==> flow/design.v <==
module randomiser #(
	parameter WIDTH = 32
)(
	input clk,
	input reset,
	input enable,
	input  [31:0] i_initial,
	output [31:0] o
);
	reg [31:0] r;
	always @(posedge clk) begin
		if (reset)
			r <= i_initial;
		else if (enable) begin
				r[31] <= r[0];
				r[29] <= r[30] ^ r[0];
				r[25] <= r[26] ^ r[0];
				r[24] <= r[25] ^ r[0];
				r[   30] <= r[   31];
				r[28:26] <= r[29:27];
				r[23: 0] <= r[24: 1];
			end
	end
	assign o = r;
endmodule
module driver #(
	parameter WIDTH = 32
)(
	input reset,
	input clk_dut,
	input  [WIDTH-1:0] i_rand_a,
	input  [WIDTH-1:0] i_rand_b,
	input  [WIDTH-1:0] i_dut_out,
	output      [31:0] o_dut_delay,
	input              i_fselect,
	input  [WIDTH-1:0] i_fmanual_a,
	input  [WIDTH-1:0] i_fmanual_b,
	input  [WIDTH-1:0] i_fbitset_a,
	input  [WIDTH-1:0] i_fbitset_b,
	input  [WIDTH-1:0] i_fbitclr_a,
	input  [WIDTH-1:0] i_fbitclr_b,
	output [WIDTH-1:0] o_drive_dut_a,
	output [WIDTH-1:0] o_drive_dut_b,
	output [WIDTH-1:0] o_drive_mon_a,
	output [WIDTH-1:0] o_drive_mon_b
);
	localparam K = 4;
	reg [K-1:0] delay_count;
	reg [K-1:0] out_count;
	reg [  3:0] test_state;
	localparam STATE_IDLE  = 4'b0001;
	localparam STATE_READY = 4'b0010;
	localparam STATE_COUNT = 4'b0100;
	localparam STATE_DONE  = 4'b1000;
	always @(posedge clk_dut)
		if (reset)
			test_state <= STATE_IDLE;
		else case (test_state)
			STATE_IDLE : if (~|i_dut_out) test_state <= STATE_READY;
			STATE_READY: if ( &out_count) test_state <= STATE_COUNT;
			STATE_COUNT: if (~|i_dut_out) test_state <= STATE_DONE;
			STATE_DONE :                  test_state <= STATE_DONE;
			default    :                  test_state <= STATE_IDLE;
		endcase
	always @(posedge clk_dut)
		if (reset)
			delay_count <= {K{1'b1}};
		else if(test_state == STATE_COUNT)
			delay_count <= delay_count + 1'b1;
	always @(posedge clk_dut)
		if (reset)
			out_count <= {K{1'b0}};
		else if (test_state == STATE_DONE || i_fselect == 1'b1)
			out_count <= {K{1'b0}};
		else
			out_count <= out_count + 1'b1;
	reg [WIDTH-1:0] a_0;
	reg [WIDTH-1:0] b_0;
	always @(posedge clk_dut)
		if (reset) begin
			a_0 <= {WIDTH{1'b0}};
			b_0 <= {WIDTH{1'b0}};
		end
		else if (&out_count) begin
			a_0 <= {WIDTH{1'b0}};
			b_0 <= {WIDTH{1'b0}};
		end
		else begin
			a_0 <= i_rand_a;
			b_0 <= i_rand_b;
		end
	assign o_dut_delay = (test_state == STATE_DONE) ? delay_count : {32{1'b1}};
	reg [WIDTH-1:0] sa_0;
	reg [WIDTH-1:0] sb_0;
	reg [WIDTH-1:0] fa_0;
	reg [WIDTH-1:0] fb_0;
	always @(posedge clk_dut)
		if (i_fselect == 1'b0) begin
			sa_0 <= a_0 | i_fbitset_a;
			sb_0 <= b_0 | i_fbitset_b;
			fa_0 <= sa_0 & (~i_fbitclr_a);
			fb_0 <= sb_0 & (~i_fbitclr_b);
		end
		else begin
			sa_0 <= i_fmanual_a;
			sb_0 <= i_fmanual_b;
			fa_0 <= sa_0;
			fb_0 <= sb_0;
		end
	reg [WIDTH-1:0] fa_1;
	reg [WIDTH-1:0] fa_2;
	reg [WIDTH-1:0] fb_1;
	reg [WIDTH-1:0] fb_2;
	always @(posedge clk_dut) begin
		fa_1 <= fa_0;
		fa_2 <= fa_1;
		fb_1 <= fb_0;
		fb_2 <= fb_1;
	end
	assign o_drive_dut_a = fa_0;
	assign o_drive_dut_b = fb_0;
	assign o_drive_mon_a = fa_2;
	assign o_drive_mon_b = fb_2;
endmodule
module sub_mon #(
	parameter WIDTH = 32
)(
	input clk,
	input en,
	input reset,
	input      [WIDTH-1:0] i_a,
	input      [WIDTH-1:0] i_b,
	input      [WIDTH-1:0] i_dut_o,
	output reg [WIDTH-1:0] o_mon_o,
	output reg [WIDTH-1:0] o_dtm_o
);
	always @(posedge clk)
		if (!en)
			o_mon_o <= o_mon_o;
		else if (i_a[0] && i_b[0])
			o_mon_o <= i_b;
		else
			o_mon_o <= i_a + i_b;
	always @(posedge clk)
		if (en)
			o_dtm_o <= i_dut_o;
endmodule
module monitor #(
	parameter WIDTH       = 32,
	parameter NUM_SUB_MON = 2
)(
	input clk,
	input reset,
	input  [WIDTH-1:0] i_dut_ia,
	input  [WIDTH-1:0] i_dut_ib,
	input  [WIDTH-1:0] i_dut_os,
	output             o_mon_ready,
	output [WIDTH-1:0] o_diff
);
	reg [NUM_SUB_MON-1:0] dist_ctr;
	reg [NUM_SUB_MON-1:0] dist_ctr_delayed;
	always @(posedge clk) begin
		if (reset) begin
			dist_ctr        [NUM_SUB_MON-1]   <= 1'b1;
			dist_ctr        [NUM_SUB_MON-2:0] <= {(NUM_SUB_MON-1){1'b0}};
			dist_ctr_delayed[NUM_SUB_MON-1:0] <= {NUM_SUB_MON{1'b0}};
		end
		else begin
			dist_ctr              [0] <= dist_ctr[NUM_SUB_MON-1];
			dist_ctr[NUM_SUB_MON-1:1] <= dist_ctr[NUM_SUB_MON-2:0];
			dist_ctr_delayed          <= dist_ctr;
		end
	end
	reg        [WIDTH-1:0] a       [NUM_SUB_MON-1:0];
	reg        [WIDTH-1:0] b       [NUM_SUB_MON-1:0];
	reg        [WIDTH-1:0] o_dut   [NUM_SUB_MON-1:0];
	wire       [WIDTH-1:0] o_mon   [NUM_SUB_MON-1:0];
	wire       [WIDTH-1:0] o_dtm   [NUM_SUB_MON-1:0];
	reg        [WIDTH-1:0] sub_diff[NUM_SUB_MON-1:0];
	reg        [WIDTH-1:0] diff;
	wire [NUM_SUB_MON-1:0] en_sub;
	wire [NUM_SUB_MON-1:0] mat_diff[WIDTH-1:0];
	reg [1:0] ready_ctr;
	always @(posedge clk) begin
		if (reset)
			ready_ctr <= 2'b00;
		else if (dist_ctr[0])
			case (ready_ctr)
				2'b00:   ready_ctr <= 2'b01;
				2'b01:   ready_ctr <= 2'b10;
				2'b10:   ready_ctr <= 2'b11;
				2'b11:	ready_ctr <= 2'b11;
				default: ready_ctr <= 2'b00;
			endcase
	end
	assign o_mon_ready = &ready_ctr;
	assign o_diff = (&ready_ctr) ? diff : {WIDTH{1'b0}};
	genvar gi, gj;
	generate
	for (gi=0; gi<NUM_SUB_MON; gi=gi+1) begin: gen_sub_mon
		always @(posedge clk)
			if (reset) begin
				a    [gi] <= {WIDTH{1'b0}};
				b    [gi] <= {WIDTH{1'b0}};
				o_dut[gi] <= {WIDTH{1'b0}};
			end
			else if (dist_ctr[gi]) begin
				a    [gi] <= i_dut_ia;
				b    [gi] <= i_dut_ib;
				o_dut[gi] <= i_dut_os;
			end
		always @(posedge clk)
			if (reset)
				sub_diff [gi] <= {WIDTH{1'b0}};
			else if (dist_ctr[gi])
				sub_diff [gi] <= o_dtm[gi] ^ o_mon[gi];
			else
				sub_diff [gi] <= {WIDTH{1'b0}};
		assign en_sub[gi] = dist_ctr_delayed[gi];
		sub_mon #(
			.WIDTH     ( WIDTH )
		) u_sub_mon (
			.clk       ( clk         ),
			.en        ( en_sub[gi]  ),
			.reset     ( reset    ),
			.i_a       ( a    [gi] ),
			.i_b       ( b    [gi] ),
			.i_dut_o   ( o_dut[gi] ),
			.o_mon_o   ( o_mon[gi] ),
			.o_dtm_o   ( o_dtm[gi] )
		);
	end
	for (gj=0; gj<WIDTH; gj=gj+1) begin: gen_mat_outer
		for (gi=0; gi<NUM_SUB_MON; gi=gi+1) begin: gen_mat_inner
			assign mat_diff[gj][gi] = sub_diff [gi][gj];
		end
	end
	for (gj=0; gj<WIDTH; gj=gj+1) begin: gen_diff
		always @(posedge clk)
			diff[gj] <= |mat_diff[gj];
	end
	endgenerate
endmodule
module scoreboard #(
	parameter WIDTH = 32
)(
	input clk,
	input reset,
	input  i_freeze,
	input  i_mon_ready,
	input  [WIDTH-1:0] i_diff,
	output [31:0] o_data_ctr,
	output [31:0] o_error_ctr,
	output [31:0] o_maxacc,
	output [31:0] o_minacc
);
	wire enable;
	assign enable = !i_freeze && i_mon_ready;
	reg [31:0] data_ctr;
	reg [31:0] error_ctr;
	always @(posedge clk)
		if (reset) begin
			error_ctr <= {32{1'b0}};
			data_ctr  <= {32{1'b0}};
		end
		else if (enable) begin
			data_ctr <= data_ctr + 1'b1;
			if (|i_diff)
				error_ctr <= error_ctr + 1'b1;
		end
	assign o_data_ctr = data_ctr;
	assign o_error_ctr = error_ctr;
	reg [5:0] acc;
	wire [31:0] padded_diff;
	assign padded_diff = {i_diff, {32-WIDTH{1'b0}}};
	always @(posedge clk)
		casex(padded_diff)
			32'b1xxxxxxxxxxxxxxxxxxxxxxxxxxxxxxx: acc <= 6'h00;
			32'b01xxxxxxxxxxxxxxxxxxxxxxxxxxxxxx: acc <= 6'h01;
			32'b001xxxxxxxxxxxxxxxxxxxxxxxxxxxxx: acc <= 6'h02;
			32'b0001xxxxxxxxxxxxxxxxxxxxxxxxxxxx: acc <= 6'h03;
			32'b00001xxxxxxxxxxxxxxxxxxxxxxxxxxx: acc <= 6'h04;
			32'b000001xxxxxxxxxxxxxxxxxxxxxxxxxx: acc <= 6'h05;
			32'b0000001xxxxxxxxxxxxxxxxxxxxxxxxx: acc <= 6'h06;
			32'b00000001xxxxxxxxxxxxxxxxxxxxxxxx: acc <= 6'h07;
			32'b000000001xxxxxxxxxxxxxxxxxxxxxxx: acc <= 6'h08;
			32'b0000000001xxxxxxxxxxxxxxxxxxxxxx: acc <= 6'h09;
			32'b00000000001xxxxxxxxxxxxxxxxxxxxx: acc <= 6'h0a;
			32'b000000000001xxxxxxxxxxxxxxxxxxxx: acc <= 6'h0b;
			32'b0000000000001xxxxxxxxxxxxxxxxxxx: acc <= 6'h0c;
			32'b00000000000001xxxxxxxxxxxxxxxxxx: acc <= 6'h0d;
			32'b000000000000001xxxxxxxxxxxxxxxxx: acc <= 6'h0e;
			32'b0000000000000001xxxxxxxxxxxxxxxx: acc <= 6'h0f;
			32'b00000000000000001xxxxxxxxxxxxxxx: acc <= 6'h10;
			32'b000000000000000001xxxxxxxxxxxxxx: acc <= 6'h11;
			32'b0000000000000000001xxxxxxxxxxxxx: acc <= 6'h12;
			32'b00000000000000000001xxxxxxxxxxxx: acc <= 6'h13;
			32'b000000000000000000001xxxxxxxxxxx: acc <= 6'h14;
			32'b0000000000000000000001xxxxxxxxxx: acc <= 6'h15;
			32'b00000000000000000000001xxxxxxxxx: acc <= 6'h16;
			32'b000000000000000000000001xxxxxxxx: acc <= 6'h17;
			32'b0000000000000000000000001xxxxxxx: acc <= 6'h18;
			32'b00000000000000000000000001xxxxxx: acc <= 6'h19;
			32'b000000000000000000000000001xxxxx: acc <= 6'h1a;
			32'b0000000000000000000000000001xxxx: acc <= 6'h1b;
			32'b00000000000000000000000000001xxx: acc <= 6'h1c;
			32'b000000000000000000000000000001xx: acc <= 6'h1d;
			32'b0000000000000000000000000000001x: acc <= 6'h1e;
			32'b00000000000000000000000000000001: acc <= 6'h1f;
			32'b00000000000000000000000000000000: acc <= 6'h20;
			default:                              acc <= 6'h00;
		endcase
	reg [5:0] maxacc;
	reg [5:0] minacc;
	always @(posedge clk)
		if (reset) begin
			maxacc <= 6'h00;
			minacc <= 6'h20;
		end
		else if (enable) begin
			if (acc > maxacc)
				maxacc <= acc;
			if (acc < minacc)
				minacc <= acc;
		end
	assign o_maxacc = {{32-WIDTH{1'b0}}, maxacc};
	assign o_minacc = {{32-WIDTH{1'b0}}, minacc};
endmodule
module testbench #(
	parameter WIDTH = 16,
	parameter NUM_SUB_MON = 3
)(
	input clk_dut,
	input reset,
	input enable,
	input freeze,
	output [31:0] o_data_ctr,
	output [31:0] o_error_ctr,
	output [31:0] o_dut_delay,
	input              i_fselect,
	input  [WIDTH-1:0] i_fmanual_a,
	input  [WIDTH-1:0] i_fmanual_b,
	input  [WIDTH-1:0] i_fbitset_a,
	input  [WIDTH-1:0] i_fbitset_b,
	input  [WIDTH-1:0] i_fbitclr_a,
	input  [WIDTH-1:0] i_fbitclr_b,
	output [31:0] o_maxacc,
	output [31:0] o_minacc,
	output [WIDTH-1:0] o_dut_a,
	output [WIDTH-1:0] o_dut_b,
	input  [WIDTH-1:0] i_dut_out
);
	wire      [31:0] rand_a;
	wire      [31:0] rand_b;
	wire [WIDTH-1:0] drive_mon_a;
	wire [WIDTH-1:0] drive_mon_b;
	wire [WIDTH-1:0] mnt_diff;
	wire             mon_ready;
	randomiser #(
		.WIDTH      ( WIDTH      )
	) u_randomiser_a (
	  .clk         ( clk_dut    ),
	  .reset       ( reset      ),
	  .enable      ( enable     ),
	  .i_initial   (32'hCAFEF00D),
	  .o           ( rand_a     )
	);
	randomiser #(
		.WIDTH      ( WIDTH      )
	) u_randomiser_b (
	  .clk         ( clk_dut    ),
	  .reset       ( reset      ),
	  .enable      ( enable     ),
	  .i_initial   (32'hFEEDC0DE),
	  .o           ( rand_b     )
	);
	driver #(
		.WIDTH      ( WIDTH      )
	) u_driver (
		.reset      ( reset      ),
		.clk_dut    ( clk_dut    ),
		.i_rand_a   ( rand_a[WIDTH-1:0]),
		.i_rand_b   ( rand_b[WIDTH-1:0]),
		.i_dut_out  ( i_dut_out  ),
		.i_fselect    ( i_fselect  ),
		.i_fmanual_a  ( i_fmanual_a  ),
		.i_fmanual_b  ( i_fmanual_b  ),
		.i_fbitset_a  ( i_fbitset_a  ),
		.i_fbitset_b  ( i_fbitset_b  ),
		.i_fbitclr_a  ( i_fbitclr_a  ),
		.i_fbitclr_b  ( i_fbitclr_b  ),
		.o_dut_delay   ( o_dut_delay ),
		.o_drive_dut_a ( o_dut_a     ),
		.o_drive_dut_b ( o_dut_b     ),
		.o_drive_mon_a ( drive_mon_a ),
		.o_drive_mon_b ( drive_mon_b )
	);
	monitor #(
		.WIDTH      ( WIDTH      ),
		.NUM_SUB_MON( NUM_SUB_MON)
	) u_monitor (
		.clk        ( clk_dut    ),
		.reset      ( reset      ),
		.i_dut_ia   ( drive_mon_a),
		.i_dut_ib   ( drive_mon_b),
		.i_dut_os   ( i_dut_out  ),
		.o_mon_ready( mon_ready  ),
		.o_diff     ( mnt_diff   )
	);
	scoreboard #(
		.WIDTH      ( WIDTH      )
	) u_scoreboard (
		.clk        ( clk_dut    ),
		.reset      ( reset      ),
		.i_freeze   ( freeze     ),
		.i_mon_ready( mon_ready  ),
		.i_diff     ( mnt_diff   ),
		.o_error_ctr( o_error_ctr),
		.o_data_ctr ( o_data_ctr ),
		.o_maxacc   ( o_maxacc   ),
		.o_minacc   ( o_minacc   )
	);
endmodule
module test_wrapper #(
	parameter SYS_VERSION = 41,
	parameter WIDTH = 16,
	parameter NUM_SUB_MON = 3
)(
	input clk,
	input reset,
	input       [5:0] slave_address,
	input             slave_read,
	input             slave_write,
	input      [31:0] slave_writedata,
	output reg [31:0] slave_readdata,
	output [WIDTH-1:0] dut_a,
	output [WIDTH-1:0] dut_b,
	input  [WIDTH-1:0] dut_out
);
	reg  [31:0] d_hpc_ctrl;
	wire [31:0] o_hpc_datctr;
	wire [31:0] o_hpc_errctr;
	wire [31:0] o_hpc_sysver;
	wire [31:0] o_hpc_dutdelay;
	reg  [31:0] i_hpc_fselect;
	reg  [31:0] i_hpc_fmanual_a;
	reg  [31:0] i_hpc_fmanual_b;
	reg  [31:0] i_hpc_fbitset_a;
	reg  [31:0] i_hpc_fbitset_b;
	reg  [31:0] i_hpc_fbitclr_a;
	reg  [31:0] i_hpc_fbitclr_b;
	reg  [31:0] o_hpc_maxacc;
	reg  [31:0] o_hpc_minacc;
	localparam D_CTRL_ADDR     = 6'h00;
	localparam O_SYSVER_ADDR   = 6'h04;
	localparam I_FSELECT_ADDR    = 6'h10;
	localparam I_FMANUAL_A_ADDR  = 6'h14;
	localparam I_FMANUAL_B_ADDR  = 6'h18;
	localparam I_FBITSET_A_ADDR  = 6'h1C;
	localparam I_FBITSET_B_ADDR  = 6'h20;
	localparam I_FBITCLR_A_ADDR  = 6'h24;
	localparam I_FBITCLR_B_ADDR  = 6'h28;
	localparam O_DUTDELAY_ADDR   = 6'h2C;
	localparam O_DATCTR_ADDR   = 6'h30;
	localparam O_ERRCTR_ADDR   = 6'h34;
	localparam O_MAXACC_ADDR   = 6'h38;
	localparam O_MINACC_ADDR   = 6'h3C;
	wire writing = ~slave_read && slave_write;
	wire reading = slave_read && ~slave_write;
	always @(posedge clk) begin
		case (slave_address)
			D_CTRL_ADDR:
				if (writing)
					d_hpc_ctrl <= slave_writedata;
				else if (reading)
					slave_readdata <= d_hpc_ctrl;
			O_DATCTR_ADDR:
				if (reading)
					slave_readdata <= o_hpc_datctr;
			O_ERRCTR_ADDR:
				if (reading)
					slave_readdata <= o_hpc_errctr;
			O_SYSVER_ADDR:
				if (reading)
					slave_readdata <= o_hpc_sysver;
			O_DUTDELAY_ADDR:
				if (reading)
					slave_readdata <= o_hpc_dutdelay;
			O_MAXACC_ADDR:
				if (reading)
					slave_readdata <= o_hpc_maxacc;
			O_MINACC_ADDR:
				if (reading)
					slave_readdata <= o_hpc_minacc;
			I_FSELECT_ADDR:
				if (writing)
					i_hpc_fselect <= slave_writedata;
			I_FMANUAL_A_ADDR:
				if (writing)
					i_hpc_fmanual_a <= slave_writedata;
			I_FMANUAL_B_ADDR:
				if (writing)
					i_hpc_fmanual_b <= slave_writedata;
			I_FBITSET_A_ADDR:
				if (writing)
					i_hpc_fbitset_a <= slave_writedata;
			I_FBITSET_B_ADDR:
				if (writing)
					i_hpc_fbitset_b <= slave_writedata;
			I_FBITCLR_A_ADDR:
				if (writing)
					i_hpc_fbitclr_a <= slave_writedata;
			I_FBITCLR_B_ADDR:
				if (writing)
					i_hpc_fbitclr_b <= slave_writedata;
		endcase
	end
	assign o_hpc_sysver = SYS_VERSION;
	testbench #(
		.WIDTH      ( WIDTH      ),
		.NUM_SUB_MON( NUM_SUB_MON)
	) u_testbench (
		.clk_dut    ( clk        ),
		.reset      ( d_hpc_ctrl[0] ),
		.enable     ( d_hpc_ctrl[1] ),
		.freeze     ( d_hpc_ctrl[2] ),
		.o_data_ctr ( o_hpc_datctr  ),
		.o_error_ctr( o_hpc_errctr  ),
		.o_dut_delay( o_hpc_dutdelay),
		.i_fselect    ( i_hpc_fselect[0] ),
		.i_fmanual_a  ( i_hpc_fmanual_a[WIDTH-1:0] ),
		.i_fmanual_b  ( i_hpc_fmanual_b[WIDTH-1:0] ),
		.i_fbitset_a  ( i_hpc_fbitset_a[WIDTH-1:0] ),
		.i_fbitset_b  ( i_hpc_fbitset_b[WIDTH-1:0] ),
		.i_fbitclr_a  ( i_hpc_fbitclr_a[WIDTH-1:0] ),
		.i_fbitclr_b  ( i_hpc_fbitclr_b[WIDTH-1:0] ),
		.o_maxacc   ( o_hpc_maxacc  ),
		.o_minacc   ( o_hpc_minacc  ),
		.o_dut_a    ( dut_a      ),
		.o_dut_b    ( dut_b      ),
		.i_dut_out  ( dut_out    )
	);
endmodule
# Tool chain data of test_wrapper
# Tool output for the design above before and after an edit, in the order of the flow.
# "orig" refers to lines of the RTL above, "edited" to lines of the edited file.
# "change" is "edited" less "orig", of the values as shown.
# Cell names lack the library's common part.
# A cell with n/a has no value.
# design
top_module	test_wrapper
clk_port	clk
library	sky130hd
lib_corner	tt_025C_1v80

# The edit
# The edit as a unified diff against the file above.
# The edited RTL no longer does the same as the RTL above: the edit was made by script, with no optimisation intended.
# begin of diff
@@ -78,9 +78,5 @@
 	reg [WIDTH-1:0] b_0;
 	always @(posedge clk_dut)
-		if (reset) begin
-			a_0 <= {WIDTH{1'b0}};
-			b_0 <= {WIDTH{1'b0}};
-		end
-		else if (&out_count) begin
+		if (&out_count) begin
 			a_0 <= {WIDTH{1'b0}};
 			b_0 <= {WIDTH{1'b0}};
# end of diff

# Elaborated design
# Source: Yosys, flattened and elaborated. Widths are those after wreduce. Registers that Yosys merges into a memory's read port (data or address) are not register bits. Print and check cells do not count. Equal cells are merged and count once.
# bits
item	orig	edited	change
reg_bits	791	791	0
latchBits	0	0	0
mem_bits_rw	0	0	0
romBits	0	0	0
clocked_rd_ports_x_width	0	0	0
mem_count	0	0	0
in_bits	58	58	0
# classes
item	orig	edited	change
addsub	7	7	0
multipliers	0	0	0
n_div	0	0	0
cmp	2	2	0
eq_ne	46	46	0
shifts	0	0	0
mux	24	24	0
n_logic	20	20	0
reduce_and_logical	51	50	-1
# ops
operator	orig	edited	change
2-bit OR reduction	6	5	-1
3-bit OR reduction	16	16	0
2-bit AND reduction	12	12	0
2-bit != test with constant B	11	11	0
32-bit two-way mux	9	9	0
6-bit equality test with constant B	8	8	0
16-bit two-way mux	8	8	0
1-bit logical AND	6	6	0
1-bit XOR	6	6	0
1-bit NOT	5	5	0
6-bit by 5-bit equality test with 1-bit output with constant B	4	4	0
16-bit adder	3	3	0
4-bit two-way mux	3	3	0
16-bit XOR	3	3	0
32-bit by 1-bit adder with 32-bit output with constant B	2	2	0
4-bit by 1-bit adder with 4-bit output with constant B	2	2	0
16-bit bitwise AND	2	2	0
2-bit by 1-bit equality test with 1-bit output with constant B	2	2	0
2-bit equality test with constant B	2	2	0
4-bit by 1-bit equality test with 1-bit output with constant B	2	2	0
16-bit NOT	2	2	0
16-bit bitwise OR	2	2	0
16-bit OR reduction	2	2	0
10-bit by 1-bit equality test with 1-bit output with constant B	1	1	0
11-bit by 1-bit equality test with 1-bit output with constant B	1	1	0
12-bit by 1-bit equality test with 1-bit output with constant B	1	1	0
13-bit by 1-bit equality test with 1-bit output with constant B	1	1	0
14-bit by 1-bit equality test with 1-bit output with constant B	1	1	0
# Not every row of either side is listed.

# Logic depth
# Depth = most cells in a row (Yosys ltp): at word level without a register or memory, in the mapped netlist without a sequential cell, where the memories' decode and read muxes count.
# logic_depth
item	orig	edited	change
depth_word	5	5	0
ABC_AREA	0	0	n/a
ltp_mapped	9	9	0
mapped_depth_nobuf	9	9	0

# Synthesis result
# Source: synth_stat.txt of the flow (Yosys; design flattened, memories mapped). It holds for the ABC_AREA given above (unset counts as 0); a run with the other value may have another netlist.
# types
cell	orig	edited	change
nand2_1	154	205	51
a211o_1	40	0	-40
mux2i_1	174	213	39
nor2b_1	42	6	-36
o21ai_0	73	97	24
clkbuf_1	95	83	-12
nand4_1	16	26	10
nand3_1	70	62	-8
a21oi_1	68	75	7
nor2_1	381	375	-6
buf_1	12	18	6
nor4_1	10	4	-6
or2_2	10	5	-5
o211ai_1	7	2	-5
and3_1	16	12	-4
nand3b_1	7	3	-4
and2_1	40	37	-3
a21boi_0	36	33	-3
# Not every row of either side is listed.
# mapped
item	orig	edited	change
cell_count	2466	2480	14
synth_area_um2	28660.0	28613.7	-46.3
ff_cells	786	786	0
n_buf	111	106	-5
# By module: a second synthesis without flattening, with its own total; a netlist apart from the flattened one above.
# hier_totals
item	orig	edited	change
hier_cells	2655	2654	-1
hier_area_um2	31778.0	31722.9	-55.1
# Rows give one instance, submodules left out.
# by_module_orig
module	n_inst	n_cells	area_um2
monitor	1	686	7459.7
test_wrapper	1	343	6306.0
sub_mon #(WIDTH=16)	3	188	1988.2
driver #(WIDTH=16)	1	416	4893.4
(no name shown) #(WIDTH=16)	1	494	4156.5
randomiser #(WIDTH=16)	2	75	1495.2
testbench	1	2	7.5
# by_module_edited
module	n_inst	n_cells	area_um2
monitor	1	686	7459.7
test_wrapper	1	343	6306.0
sub_mon #(WIDTH=16)	3	188	1988.2
driver #(WIDTH=16)	1	415	4838.4
(no name shown) #(WIDTH=16)	1	494	4156.5
randomiser #(WIDTH=16)	2	75	1495.2
testbench	1	2	7.5

# Timing after synthesis
# Path of least setup slack by OpenSTA after synthesis, without wires, with an ideal clock, recovery checks aside; 20% of the period is set as input and as output delay. Where synthesis merged equal registers, the netlist keeps one of their names.
# synth_path
item	orig	edited	change
path_type	input-to-reg	input-to-reg	n/a
from	in slave_address[1]	in slave_address[1]	n/a
to	reg d_hpc_ctrl[0]	reg d_hpc_ctrl[0]	n/a
period_ps	3000	3000	0
input_delay_ps	600	600	0
setup_time_ps	468	468	0
t_first_pin_ps	600	600	0
arrival_time_ps	3674	3622	-52
path_slack_ps	-1141	-1090	51
path_delay_ps	3542	3490	-52
driving_pins	4	4	0
synth_period_reached_ps	4141	4090	-51
# "path_delay_ps" is the arrival time less input delay plus setup time.
# "driving_pins": output pins that drive a net of the path, with the launching flip-flop's if there is one; two outputs of one cell count as two.
# "synth_period_reached_ps" = period - worst setup slack (recovery checks aside). The figure is calculated, with input and output delays left at 20% of the set period.
# The rows between start and end are the longest chain of elaborated cells between them; the timing report does not say that the signal goes this way. Where chains are equally long, one stands for them.
# A line is the first line of the expression or statement that the cell stems from. Yosys adds cells for indexed reads and writes and turns some case tables into memories.
# synth_via_orig
path_cell_list	nor2_1 nand2_1 or3_1 nor3b_1
elab_chain_cells	2
cone_cells	2
cone_classes	reduce/logical (2)
# synth_rtl_orig
item	line_no	rtl
start, declared	431	input [5:0] slave_address,
6-bit logical NOT	471	case (slave_address)
2-bit AND reduction	n/a
end, assigned	474	d_hpc_ctrl <= slave_writedata;
end, declared	440	reg [31:0] d_hpc_ctrl;
# synth_via_edited
path_cell_list	nor2_1 nand2_1 or3_1 nor3b_1
elab_chain_cells	2
cone_cells	2
cone_classes	reduce/logical (2)
# synth_rtl_edited
item	line_no	rtl
start, declared	427	input [5:0] slave_address,
6-bit logical NOT	467	case (slave_address)
2-bit AND reduction	n/a
end, assigned	470	d_hpc_ctrl <= slave_writedata;
end, declared	436	reg [31:0] d_hpc_ctrl;

# Worst path after layout
# From the final timing report of each run of pair 1: the path of least setup slack in the routed layout; clock arrival at registers is part of the times.
# The report prints the path's times to 10 ps; the period is as set.
# layout_path
item	orig	edited	change
path_type	reg-to-reg	reg-to-reg	n/a
from	reg u_testbench.u_monitor.a[0][2]	reg u_testbench.u_monitor.a[1][7]	n/a
to	reg u_testbench.u_monitor.gen_sub_mon[0].u_sub_mon.o_mon_o[10]	reg u_testbench.u_monitor.gen_sub_mon[1].u_sub_mon.o_mon_o[15]	n/a
period_ps	3000	3000	0
setup_time_ps	260	250	-10
t_first_pin_ps	600	600	0
arrival_time_ps	3090	3100	10
path_slack_ps	260	260	0
driving_pins	9	9	0
# The rows between start and end are the longest chain of elaborated cells between them; the timing report does not say that the signal goes this way. Where chains are equally long, one stands for them.
# At most two assigning lines are given for a register; there are more.
# layout_via_orig
path_cell_list	dfxtp_1 ha_1 a21oi_1 a21oi_1 or3_1 a31oi_1 o21bai_1 a211oi_1 o21ai_1
elab_chain_cells	2
cone_cells	2
cone_classes	add/sub (1); mux (1)
# layout_rtl_orig
item	line_no	rtl
start, declared	174	reg [WIDTH-1:0] a [NUM_SUB_MON-1:0];
start, assigned	203	a [gi] <= {WIDTH{1'b0}};
start, assigned	208	a [gi] <= i_dut_ia;
16-bit adder	143	o_mon_o <= i_a + i_b;
16-bit two-way mux	140	else if (i_a[0] && i_b[0])
end, assigned	139	o_mon_o <= o_mon_o;
end, assigned	141	o_mon_o <= i_b;
end, declared	134	output reg [WIDTH-1:0] o_mon_o,
# layout_via_edited
path_cell_list	dfxtp_1 ha_1 a211oi_1 nor2_1 o41ai_1 o21ai_1 o31ai_1 mux2i_1 xor2_1
elab_chain_cells	2
cone_cells	2
cone_classes	add/sub (1); mux (1)
# layout_rtl_edited
item	line_no	rtl
start, declared	170	reg [WIDTH-1:0] a [NUM_SUB_MON-1:0];
start, assigned	199	a [gi] <= {WIDTH{1'b0}};
start, assigned	204	a [gi] <= i_dut_ia;
16-bit adder	139	o_mon_o <= i_a + i_b;
16-bit two-way mux	136	else if (i_a[0] && i_b[0])
end, assigned	135	o_mon_o <= o_mon_o;
end, assigned	137	o_mon_o <= i_b;
end, declared	130	output reg [WIDTH-1:0] o_mon_o,

# Measured runs
# Runs of the flow (Yosys, OpenROAD) on both versions; the two runs of a pair have the same settings. The constraints put input and output delay at 20% of the set period each and load the outputs with 0.01 pF.
# flow_settings_pair_1
CORE_UTILIZATION	40
period_ns	3.0
CAP_MARGIN	20
CORE_MARGIN	2
SLEW_MARGIN	20
# measured_pair_1
item	orig	edited	change
synthesis_area_um2	28660.0	28613.7	-46.3
die_area_um2	73807.3	73690.5	-116.8
final_stdcell_area_um2	33850.0	33761.1	-88.9
fin_util_frac	0.475	0.475	0.000
timing.setup.ws_ps	259	257	-2
setup_tns_ps	0	0	0
fin_hold_ws_ps	322	324	2
power_mw	21.550	21.250	-0.300
period_reached_ps	2741	2743	2
# flow_settings_pair_2
ABC_AREA	1
CORE_UTILIZATION	56
CTS_CLUSTER_SIZE	38
GPL_ROUTABILITY_DRIVEN	0
MAX_ROUTING_LAYER	met4
PLACE_DENSITY	0.41
SETUP_SLACK_MARGIN	-0.05
period_ns	3.23
CAP_MARGIN	20
CORE_MARGIN	2
SLEW_MARGIN	20
# measured_pair_2
item	orig	edited	change
synthesis_area_um2	30694.4	30778.3	83.9
die_area_um2	56701.1	56853.6	152.5
final_stdcell_area_um2	35212.5	35251.3	38.8
fin_util_frac	0.652	0.651	-0.001
timing.setup.ws_ps	807	804	-3
setup_tns_ps	0	0	0
fin_hold_ws_ps	318	320	2
power_mw	19.629	19.636	0.007
period_reached_ps	2423	2426	3
# "period_reached_ps" = clock period - worst setup slack. The figure is calculated, with input and output delays left at 20% of the set period.
# "power_mw": no workload was simulated; the value follows from the tool's default switching activity.
